==> flow/design.v <==
`timescale 1ns/10ps
module IOTDF( clk, rst, in_en, iot_in, fn_sel, busy, valid, iot_out);
input        clk;
input        rst;
input        in_en;
input  [7:0] iot_in;
input  [2:0] fn_sel;
output     busy;
output reg valid;
output reg [127:0] iot_out;
parameter GRAY2BIN = 3'b001; 
parameter FIR      = 3'b010; 
reg [9:0] counter;
reg [9:0] counter_delay1;
reg [9:0] counter_delay2;
reg [127:0] iot_data;
reg [127:0] prep_to_out;
reg [127:0] prep_to_output;
reg [127:0] wait_to;
always @(posedge clk or posedge rst) begin
    if(rst) begin
        counter <= 0;
    end else if(in_en) begin
        if (counter == 960) counter <= 0;
        else counter <= counter + 1;
    end else begin
        counter <= counter;
    end 
end
always @(posedge clk or posedge rst) begin
    if(rst) begin
        counter_delay1 <= 0;
        counter_delay2 <= 0;
    end else if(in_en) begin
        counter_delay1 <= counter;
        counter_delay2 <= counter_delay1;
    end else begin
        counter_delay1 <= counter_delay1;
        counter_delay2 <= counter_delay2;
    end
end
always @(posedge clk or posedge rst) begin
    if(rst) begin
        iot_data <= 0;
    end else if(in_en) begin
        iot_data[7:0] <= iot_in;
        iot_data[127:8] <= iot_data[119:0];
    end else begin
        iot_data <= iot_data;
    end
end
always @(posedge clk) begin
    if(!rst && in_en) begin
        wait_to <= iot_data;
    end else begin
        wait_to <= wait_to;
    end
end
integer idx;
always @(*) begin
    if(rst) begin
        prep_to_out = 0;
        prep_to_output = 0;
    end else if(in_en) begin
        if(fn_sel == GRAY2BIN) begin
            if (counter_delay1[3:0] == 15) begin
                prep_to_output = 0;
                prep_to_out[127] = iot_data[127];
                for (idx = 126; idx >= 0; idx = idx - 1) begin
                    prep_to_out[idx] = prep_to_out[idx + 1] ^ iot_data[idx];
                end
            end else begin
                prep_to_out = 0;
                prep_to_output = 0;
            end
        end else if(fn_sel == FIR) begin
            if (counter_delay1[3:0] == 15) begin
                prep_to_out = iot_data;
                prep_to_output = 0;
            end else if (counter_delay2[3:0] == 15) begin
                prep_to_out = wait_to;
                prep_to_output[127:120] = (((prep_to_out[127:120] * 8'd5) >> 3)+ 1) >> 1;
                prep_to_output[119:112] = ((((prep_to_out[119:112] * 8'd5)+(prep_to_out[127:120] * 8'd9)) >> 3)+ 1) >> 1;
                prep_to_output[111:104] = ((((prep_to_out[111:104] * 8'd5)+(prep_to_out[119:112] * 8'd9)+(prep_to_out[127:120] * 8'd2)) >>3)+ 1) >> 1;
                prep_to_output[103:96] = ((((prep_to_out[103:96] * 8'd5)+(prep_to_out[111:104] * 8'd9)+(prep_to_out[119:112] * 8'd2)) >>3)+ 1) >> 1;
                prep_to_output[95:88] = ((((prep_to_out[95:88] * 8'd5)+(prep_to_out[103:96] * 8'd9)+(prep_to_out[111:104] * 8'd2)) >>3)+ 1) >> 1;
                prep_to_output[87:80] = ((((prep_to_out[87:80] * 8'd5)+(prep_to_out[95:88] * 8'd9)+(prep_to_out[103:96] * 8'd2)) >>3)+ 1) >> 1;
                prep_to_output[79:72] = ((((prep_to_out[79:72] * 8'd5)+(prep_to_out[87:80] * 8'd9)+(prep_to_out[95:88] * 8'd2)) >>3)+ 1) >> 1;
                prep_to_output[71:64] = ((((prep_to_out[71:64] * 8'd5)+(prep_to_out[79:72] * 8'd9)+(prep_to_out[87:80] * 8'd2)) >>3)+ 1) >> 1;
                prep_to_output[63:56] = ((((prep_to_out[63:56] * 8'd5)+(prep_to_out[71:64] * 8'd9)+(prep_to_out[79:72] * 8'd2)) >>3)+ 1) >> 1;
                prep_to_output[55:48] = ((((prep_to_out[55:48] * 8'd5)+(prep_to_out[63:56] * 8'd9)+(prep_to_out[71:64] * 8'd2)) >>3)+ 1) >> 1;
                prep_to_output[47:40] = ((((prep_to_out[47:40] * 8'd5)+(prep_to_out[55:48] * 8'd9)+(prep_to_out[63:56] * 8'd2)) >>3)+ 1) >> 1;
                prep_to_output[39:32] = ((((prep_to_out[39:32] * 8'd5)+(prep_to_out[47:40] * 8'd9)+(prep_to_out[55:48] * 8'd2)) >>3)+ 1) >> 1;
                prep_to_output[31:24] = ((((prep_to_out[31:24] * 8'd5)+(prep_to_out[39:32] * 8'd9)+(prep_to_out[47:40] * 8'd2)) >>3)+ 1) >> 1;
                prep_to_output[23:16] = ((((prep_to_out[23:16] * 8'd5)+(prep_to_out[31:24] * 8'd9)+(prep_to_out[39:32] * 8'd2)) >>3)+ 1) >> 1;
                prep_to_output[15:8] = ((((prep_to_out[15:8] * 8'd5)+(prep_to_out[23:16] * 8'd9)+(prep_to_out[31:24] * 8'd2)) >>3)+ 1) >> 1;
                prep_to_output[7:0] = ((((prep_to_out[7:0] * 8'd5)+(prep_to_out[15:8] * 8'd9)+(prep_to_out[23:16] * 8'd2)) >>3)+ 1) >> 1;
            end else begin
                prep_to_out = 0;
                prep_to_output = 0;
            end
        end else begin
            prep_to_out = 0;
            prep_to_output = 0;
        end
    end else begin
        prep_to_out = 0;
        prep_to_output = 0;
    end
end
assign busy = 0;
always @(posedge clk or posedge rst) begin
    if(rst) begin
        valid <= 0;
    end else if(in_en) begin
        case(fn_sel)
            GRAY2BIN: begin
                if (counter_delay1[3:0] == 15) begin
                    valid <= 1;
                end else begin
                    valid <= 0;
                end
            end
            FIR: begin
                if (counter_delay2[3:0] == 15) begin
                    valid <= 1;
                end else begin
                    valid <= 0;
                end
            end
            default: begin
                valid <= 0;
            end
        endcase
    end
end
always @(posedge clk or posedge rst) begin
    if(rst) begin
        iot_out <= 0;
    end else if(in_en) begin
        case(fn_sel)
            GRAY2BIN: begin
                if (counter_delay1[3:0] == 15) begin
                    iot_out <= prep_to_out;
                end
            end
            FIR: begin
                if (counter_delay2[3:0] == 15) begin
                    iot_out <= prep_to_output;
                end 
            end
            default: begin
                iot_out <= 1'b0;
            end
        endcase
    end
end
endmodule
Step by step through the tools: IOTDF
Each step is given for the RTL above and for the edited RTL.
"before" refers to lines of the RTL above, "after" to lines of the edited file.
"diff": "after" minus "before" as printed here.
Operators: Yosys type, input widths -> output width; for muxes data width and select width s.
Library cell names are shortened.
{ "setup": {"top_module": "IOTDF", "clk_port": "clk", "lib": "sky130hd", "lib_corner": "tt_025C_1v80"} }

Edit of the RTL
Unified diff, file above to edited file.
A script made this edit. It changes what the design does and was not meant as an optimisation.
begin of diff
@@ -1,12 +1,14 @@
 `timescale 1ns/10ps
-module IOTDF( clk, rst, in_en, iot_in, fn_sel, busy, valid, iot_out);
+module IOTDF( clk, rst, in_en, iot_in_pin, fn_sel, busy, valid, iot_out);
 input        clk;
 input        rst;
 input        in_en;
-input  [7:0] iot_in;
+input  [7:0] iot_in_pin;
 input  [2:0] fn_sel;
 output     busy;
 output reg valid;
 output reg [127:0] iot_out;
+reg [7:0] iot_in;
+always @(posedge clk) iot_in <= iot_in_pin;
 parameter GRAY2BIN = 3'b001; 
 parameter FIR      = 3'b010; 
end of diff

Word-level counts
Counts by Yosys on the flattened word-level netlist (proc, flatten, opt, wreduce; memories kept). Register bits leave out memories and registers merged into their read ports (data or address). Print and check cells are left out. Cells with the same type and inputs are merged into one.
{ "classes": {"columns": ["element", "before", "after", "diff"], "rows": [
  ["add_sub_neg", 46, 46, 0],
  ["multipliers", 31, 31, 0],
  ["n_eq", 7, 7, 0],
  ["n_mux", 10, 10, 0],
  ["bitwise", 127, 127, 0],
  ["reduce_and_logical", 3, 3, 0]
]} }
{ "ops": {"columns": ["operator", "before", "after", "diff"], "rows": [
  ["$xor 1x1->1", 127, 127, 0],
  ["$mul 8x3->11 const B", 16, 16, 0],
  ["$add 11x12->12", 15, 15, 0],
  ["$add 9x1->9 const B", 15, 15, 0],
  ["$mul 8x4->12 const B", 15, 15, 0],
  ["$add 12x9->12", 14, 14, 0],
  ["$mux 128", 5, 5, 0],
  ["$eq 4x4->1 const B", 2, 2, 0],
  ["$mux 1", 2, 2, 0],
  ["$ne 2x2->1 const B", 2, 2, 0],
  ["$add 10x1->10 const B", 1, 1, 0],
  ["$add 8x1->9 const B", 1, 1, 0],
  ["$eq 10x10->1 const B", 1, 1, 0],
  ["$eq 3x1->1 const B", 1, 1, 0],
  ["$eq 3x2->1 const B", 1, 1, 0],
  ["$logic_and 1x1->1", 1, 1, 0],
  ["$logic_not 1->1", 1, 1, 0],
  ["$mux 10", 1, 1, 0],
  ["$pmux 1 s2", 1, 1, 0],
  ["$pmux 128 s2", 1, 1, 0],
  ["$reduce_and 3->1", 1, 1, 0]
]} }
{ "word_totals": {"columns": ["element", "before", "after", "diff"], "rows": [
  ["reg_bits", 403, 411, 8],
  ["input_bits", 14, 14, 0],
  ["out_inout_bits", 130, 130, 0]
]} }

Depth
Yosys ltp: most cells in a row. Word level: on the elaborated netlist, between registers, memories and ports. Mapped: between sequential cells and ports; inverters and the memories' decode and read muxes count.
{ "logic_depth": {"columns": ["element", "before", "after", "diff"], "rows": [
  ["ltp_word", 130, 130, 0],
  ["abc_area", "0", "0", null],
  ["depth_mapped", 19, 19, 0],
  ["depth_no_buf", 19, 19, 0]
]} }

Synthesis result
The flow's flattened synthesis, as Yosys stat reports it; memories are mapped. The netlist is that of the ABC_AREA named above (0 if unset); the other value can give another one.
{ "by_type": {"columns": ["type", "before", "after", "diff"], "rows": [
  ["nor2_1", 209, 168, -41],
  ["a221oi_1", 67, 48, -19],
  ["a22oi_1", 5, 22, 17],
  ["o21ai_0", 42, 55, 13],
  ["xnor2_1", 265, 255, -10],
  ["inv_1", 548, 556, 8],
  ["nand3_1", 50, 58, 8],
  ["dfxtp_1", 0, 8, 8],
  ["nor3_1", 26, 33, 7],
  ["o221ai_1", 26, 19, -7],
  ["nand2_1", 60, 66, 6],
  ["clkbuf_1", 66, 61, -5],
  ["o211ai_1", 0, 5, 5],
  ["o21a_1", 25, 21, -4],
  ["and2_1", 3, 7, 4],
  ["buf_1", 3, 7, 4],
  ["mux2_2", 136, 133, -3],
  ["a21oi_1", 123, 126, 3]
]} }
Not every row of either side is listed.
{ "mapped": {"columns": ["element", "before", "after", "diff"], "rows": [
  ["stdcells", 3183, 3193, 10],
  ["yosys_area_um2", 35298.9, 35512.8, 213.9],
  ["sequential_area_um2", 10725.3, 10885.4, 160.1],
  ["ff_cells", 403, 411, 8]
]} }

Timing after synthesis
Source: OpenSTA report_checks on the synthesized netlist (no wires, ideal clock, input and output delay 20% of the period each), path of least setup slack; recovery checks are left aside. Register names are those of the netlist, which keeps one name where synthesis merged equal registers.
{ "synth_timing": {"columns": ["element", "before", "after", "diff"], "rows": [
  ["path_kind", "input port to flip-flop", "input port to flip-flop", null],
  ["start", "input rst", "input rst", null],
  ["end", "register iot_out[66]", "register iot_out[53]", null],
  ["period_ps", 10000, 10000, 0],
  ["in_delay_ps", 2000, 2000, 0],
  ["launch_ps", 2000, 2000, 0],
  ["arrival_ps", 9294, 9999, 705],
  ["setup_slack_ps", 641, -81, -722],
  ["path_delay_ps", 7359, 8082, 723],
  ["stages", 5, 6, 1],
  ["n_path_buf", 1, 1, 0],
  ["period_less_setup_slack_ps", 9359, 10081, 722]
]} }
"path_delay_ps" is the arrival time less input delay plus setup time.
"stages" counts driving pins, that of a launching flip-flop among them; a cell with two outputs on the path counts twice.
"period_less_setup_slack_ps" is the clock period less the worst setup slack; recovery checks do not enter. This is arithmetic on one report: input and output delays are still those of the set period (20% each).
Between the ends stands the longest chain of elaborated cells between them, by number of cells; it is not shown to be the way that was timed. Of several equally long chains one is given.
Each line given opens the expression or statement behind the cell; cells for indexed reads and writes are added by Yosys, which also makes memories of some case tables.
A register here has more assigning lines than the two given.
{ "synth_via_before": {"path_cell_list": "inv_1 > nand2_1 > clkbuf_1 > o221ai_1 > o21a_1", "elab_chain_cells": 3, "cone_cells": 5, "cone_lines": 4} }
{ "synth_rtl_before": {"columns": ["element", "line_no", "rtl"], "rows": [
  ["start: declaration", 4, "input        rst;"],
  ["$mux 128", 61, "if(rst) begin"],
  ["$mux 128", 148, "if (counter_delay2[3:0] == 15) begin"],
  ["$pmux 128 s2", 141, "case(fn_sel)"],
  ["end: assignment", 144, "iot_out <= prep_to_out;"],
  ["end: assignment", 149, "iot_out <= prep_to_output;"],
  ["end: declaration", 10, "output reg [127:0] iot_out;"]
]} }
{ "synth_via_after": {"path_cell_list": "inv_1 > nand3_1 > nor2_1 > clkbuf_1 > a22oi_1 > o21ai_0", "elab_chain_cells": 3, "cone_cells": 5, "cone_lines": 4} }
{ "synth_rtl_after": {"columns": ["element", "line_no", "rtl"], "rows": [
  ["start: declaration", 4, "input        rst;"],
  ["$mux 128", 63, "if(rst) begin"],
  ["$mux 128", 150, "if (counter_delay2[3:0] == 15) begin"],
  ["$pmux 128 s2", 143, "case(fn_sel)"],
  ["end: assignment", 146, "iot_out <= prep_to_out;"],
  ["end: assignment", 151, "iot_out <= prep_to_output;"],
  ["end: declaration", 10, "output reg [127:0] iot_out;"]
]} }

Timing after layout
Path of least setup slack in the final report of each run of set A (OpenROAD, finished layout, wires in). Where an end is a register, its clock arrival counts in the times.
The path's times are printed in steps of 10 ps; the period is the one set.
{ "layout_timing": {"columns": ["element", "before", "after", "diff"], "rows": [
  ["path_kind", "flip-flop to flip-flop", "flip-flop to flip-flop", null],
  ["start", "register iot_data[125]", "register iot_data[126]", null],
  ["end", "register iot_out[16]", "register iot_out[31]", null],
  ["period_ps", 10000, 10000, 0],
  ["launch_ps", 580, 600, 20],
  ["arrival_ps", 5530, 5440, -90],
  ["setup_slack_ps", 4930, 5050, 120],
  ["stages", 13, 12, -1],
  ["n_path_buf", 0, 0, 0]
]} }
Between the ends stands the longest chain of elaborated cells between them, by number of cells; it is not shown to be the way that was timed. Of several equally long chains one is given.
A register here has more assigning lines than the two given.
{ "layout_via_before": {"path_cell_list": "dfrtp_1 > xor3_1 > xnor3_1 > xnor2_1 > xnor3_1 > xnor2_2 > xnor3_1 > xnor3_2 > xor3_2 > xor2_1 > xor2_1 > a221oi_1 > nor2_1", "elab_chain_cells": 113, "cone_cells": 113, "cone_lines": 4} }
{ "layout_rtl_before": {"columns": ["element", "line_no", "rtl"], "rows": [
  ["start: declaration", 16, "reg [127:0] iot_data;"],
  ["start: assignment", 47, "iot_data[127:8] <= iot_data[119:0];"],
  ["start: assignment", 49, "iot_data <= iot_data;"],
  ["$xor 1x1->1 x110", 70, "prep_to_out[idx] = prep_to_out[idx + 1] ^ iot_data[idx];"],
  ["$mux 128", 61, "if(rst) begin"],
  ["$mux 128", 143, "if (counter_delay1[3:0] == 15) begin"],
  ["$pmux 128 s2", 141, "case(fn_sel)"],
  ["end: assignment", 144, "iot_out <= prep_to_out;"],
  ["end: assignment", 149, "iot_out <= prep_to_output;"],
  ["end: declaration", 10, "output reg [127:0] iot_out;"]
]} }
{ "layout_via_after": {"path_cell_list": "dfrtp_1 > xor3_2 > xnor3_1 > xnor3_2 > xnor3_2 > xnor3_2 > xnor3_1 > xor3_1 > xnor2_2 > xor2_1 > o221ai_1 > o21a_1", "elab_chain_cells": 99, "cone_cells": 99, "cone_lines": 4} }
{ "layout_rtl_after": {"columns": ["element", "line_no", "rtl"], "rows": [
  ["start: declaration", 18, "reg [127:0] iot_data;"],
  ["start: assignment", 49, "iot_data[127:8] <= iot_data[119:0];"],
  ["start: assignment", 51, "iot_data <= iot_data;"],
  ["$xor 1x1->1 x96", 72, "prep_to_out[idx] = prep_to_out[idx + 1] ^ iot_data[idx];"],
  ["$mux 128", 63, "if(rst) begin"],
  ["$mux 128", 145, "if (counter_delay1[3:0] == 15) begin"],
  ["$pmux 128 s2", 143, "case(fn_sel)"],
  ["end: assignment", 146, "iot_out <= prep_to_out;"],
  ["end: assignment", 151, "iot_out <= prep_to_output;"],
  ["end: declaration", 10, "output reg [127:0] iot_out;"]
]} }

Measured runs
Runs of the flow (Yosys, OpenROAD) on both versions; the two runs of a pair have the same settings. The constraints put input and output delay at 20% of the set period each and load the outputs with 0.01 pF.
{ "settings_set_A": {"CORE_UTILIZATION": 40, "PLACE_DENSITY": 0.6, "period_ns": 10.0, "CAP_MARGIN": 20, "CORE_MARGIN": 2, "SLEW_MARGIN": 20} }
{ "measured_set_A": {"columns": ["element", "before", "after", "diff"], "rows": [
  ["synth_area_um2", 35298.9, 35512.8, 213.9],
  ["design_die_area_um2", 90640.1, 91182.9, 542.8],
  ["finalCellArea_um2", 39816.9, 40024.6, 207.7],
  ["post_route_util_pct", 45.7, 45.4, -0.3],
  ["setup_ws_ps", 4928, 5055, 127],
  ["fin_tns_ps", 0, 0, 0],
  ["hold_ws_ps", 491, 448, -43],
  ["clock_period_reached_ps", 5072, 4945, -127]
]} }
{ "settings_set_B": {"ABC_AREA": 1, "CELL_PAD_IN_SITES_DETAIL_PLACEMENT": 0, "CORE_ASPECT_RATIO": 1.6, "CORE_MARGIN": 5, "CORE_UTILIZATION": 57, "CTS_CLUSTER_DIAMETER": 192, "CTS_CLUSTER_SIZE": 11, "GPL_ROUTABILITY_DRIVEN": 1, "GPL_TIMING_DRIVEN": 1, "HOLD_SLACK_MARGIN": -0.0, "MAX_ROUTING_LAYER": "met4", "PLACE_DENSITY_LB_ADDON": 0.0, "SLEW_MARGIN": 0, "period_ns": 4.04, "CAP_MARGIN": 20} }
{ "measured_set_B": {"columns": ["element", "before", "after", "diff"], "rows": [
  ["synth_area_um2", 36251.0, 36333.6, 82.6],
  ["design_die_area_um2", 68881.7, 69032.8, 151.1],
  ["finalCellArea_um2", 51321.7, 50783.7, -538.0],
  ["post_route_util_pct", 81.0, 80.1, -0.9],
  ["setup_ws_ps", -14132, -13536, 596],
  ["fin_tns_ps", -778159, -730650, 47509],
  ["hold_ws_ps", 481, 432, -49],
  ["final_power_mw", 33.803, 33.273, -0.530],
  ["clock_period_reached_ps", 18172, 17576, -596]
]} }
"clock_period_reached_ps" means the clock period less the worst setup slack. The figure is calculated, with input and output delays left at 20% of the set period.
"final_power_mw" rests on the timing tool's default activity at the inputs, not on a simulated workload.
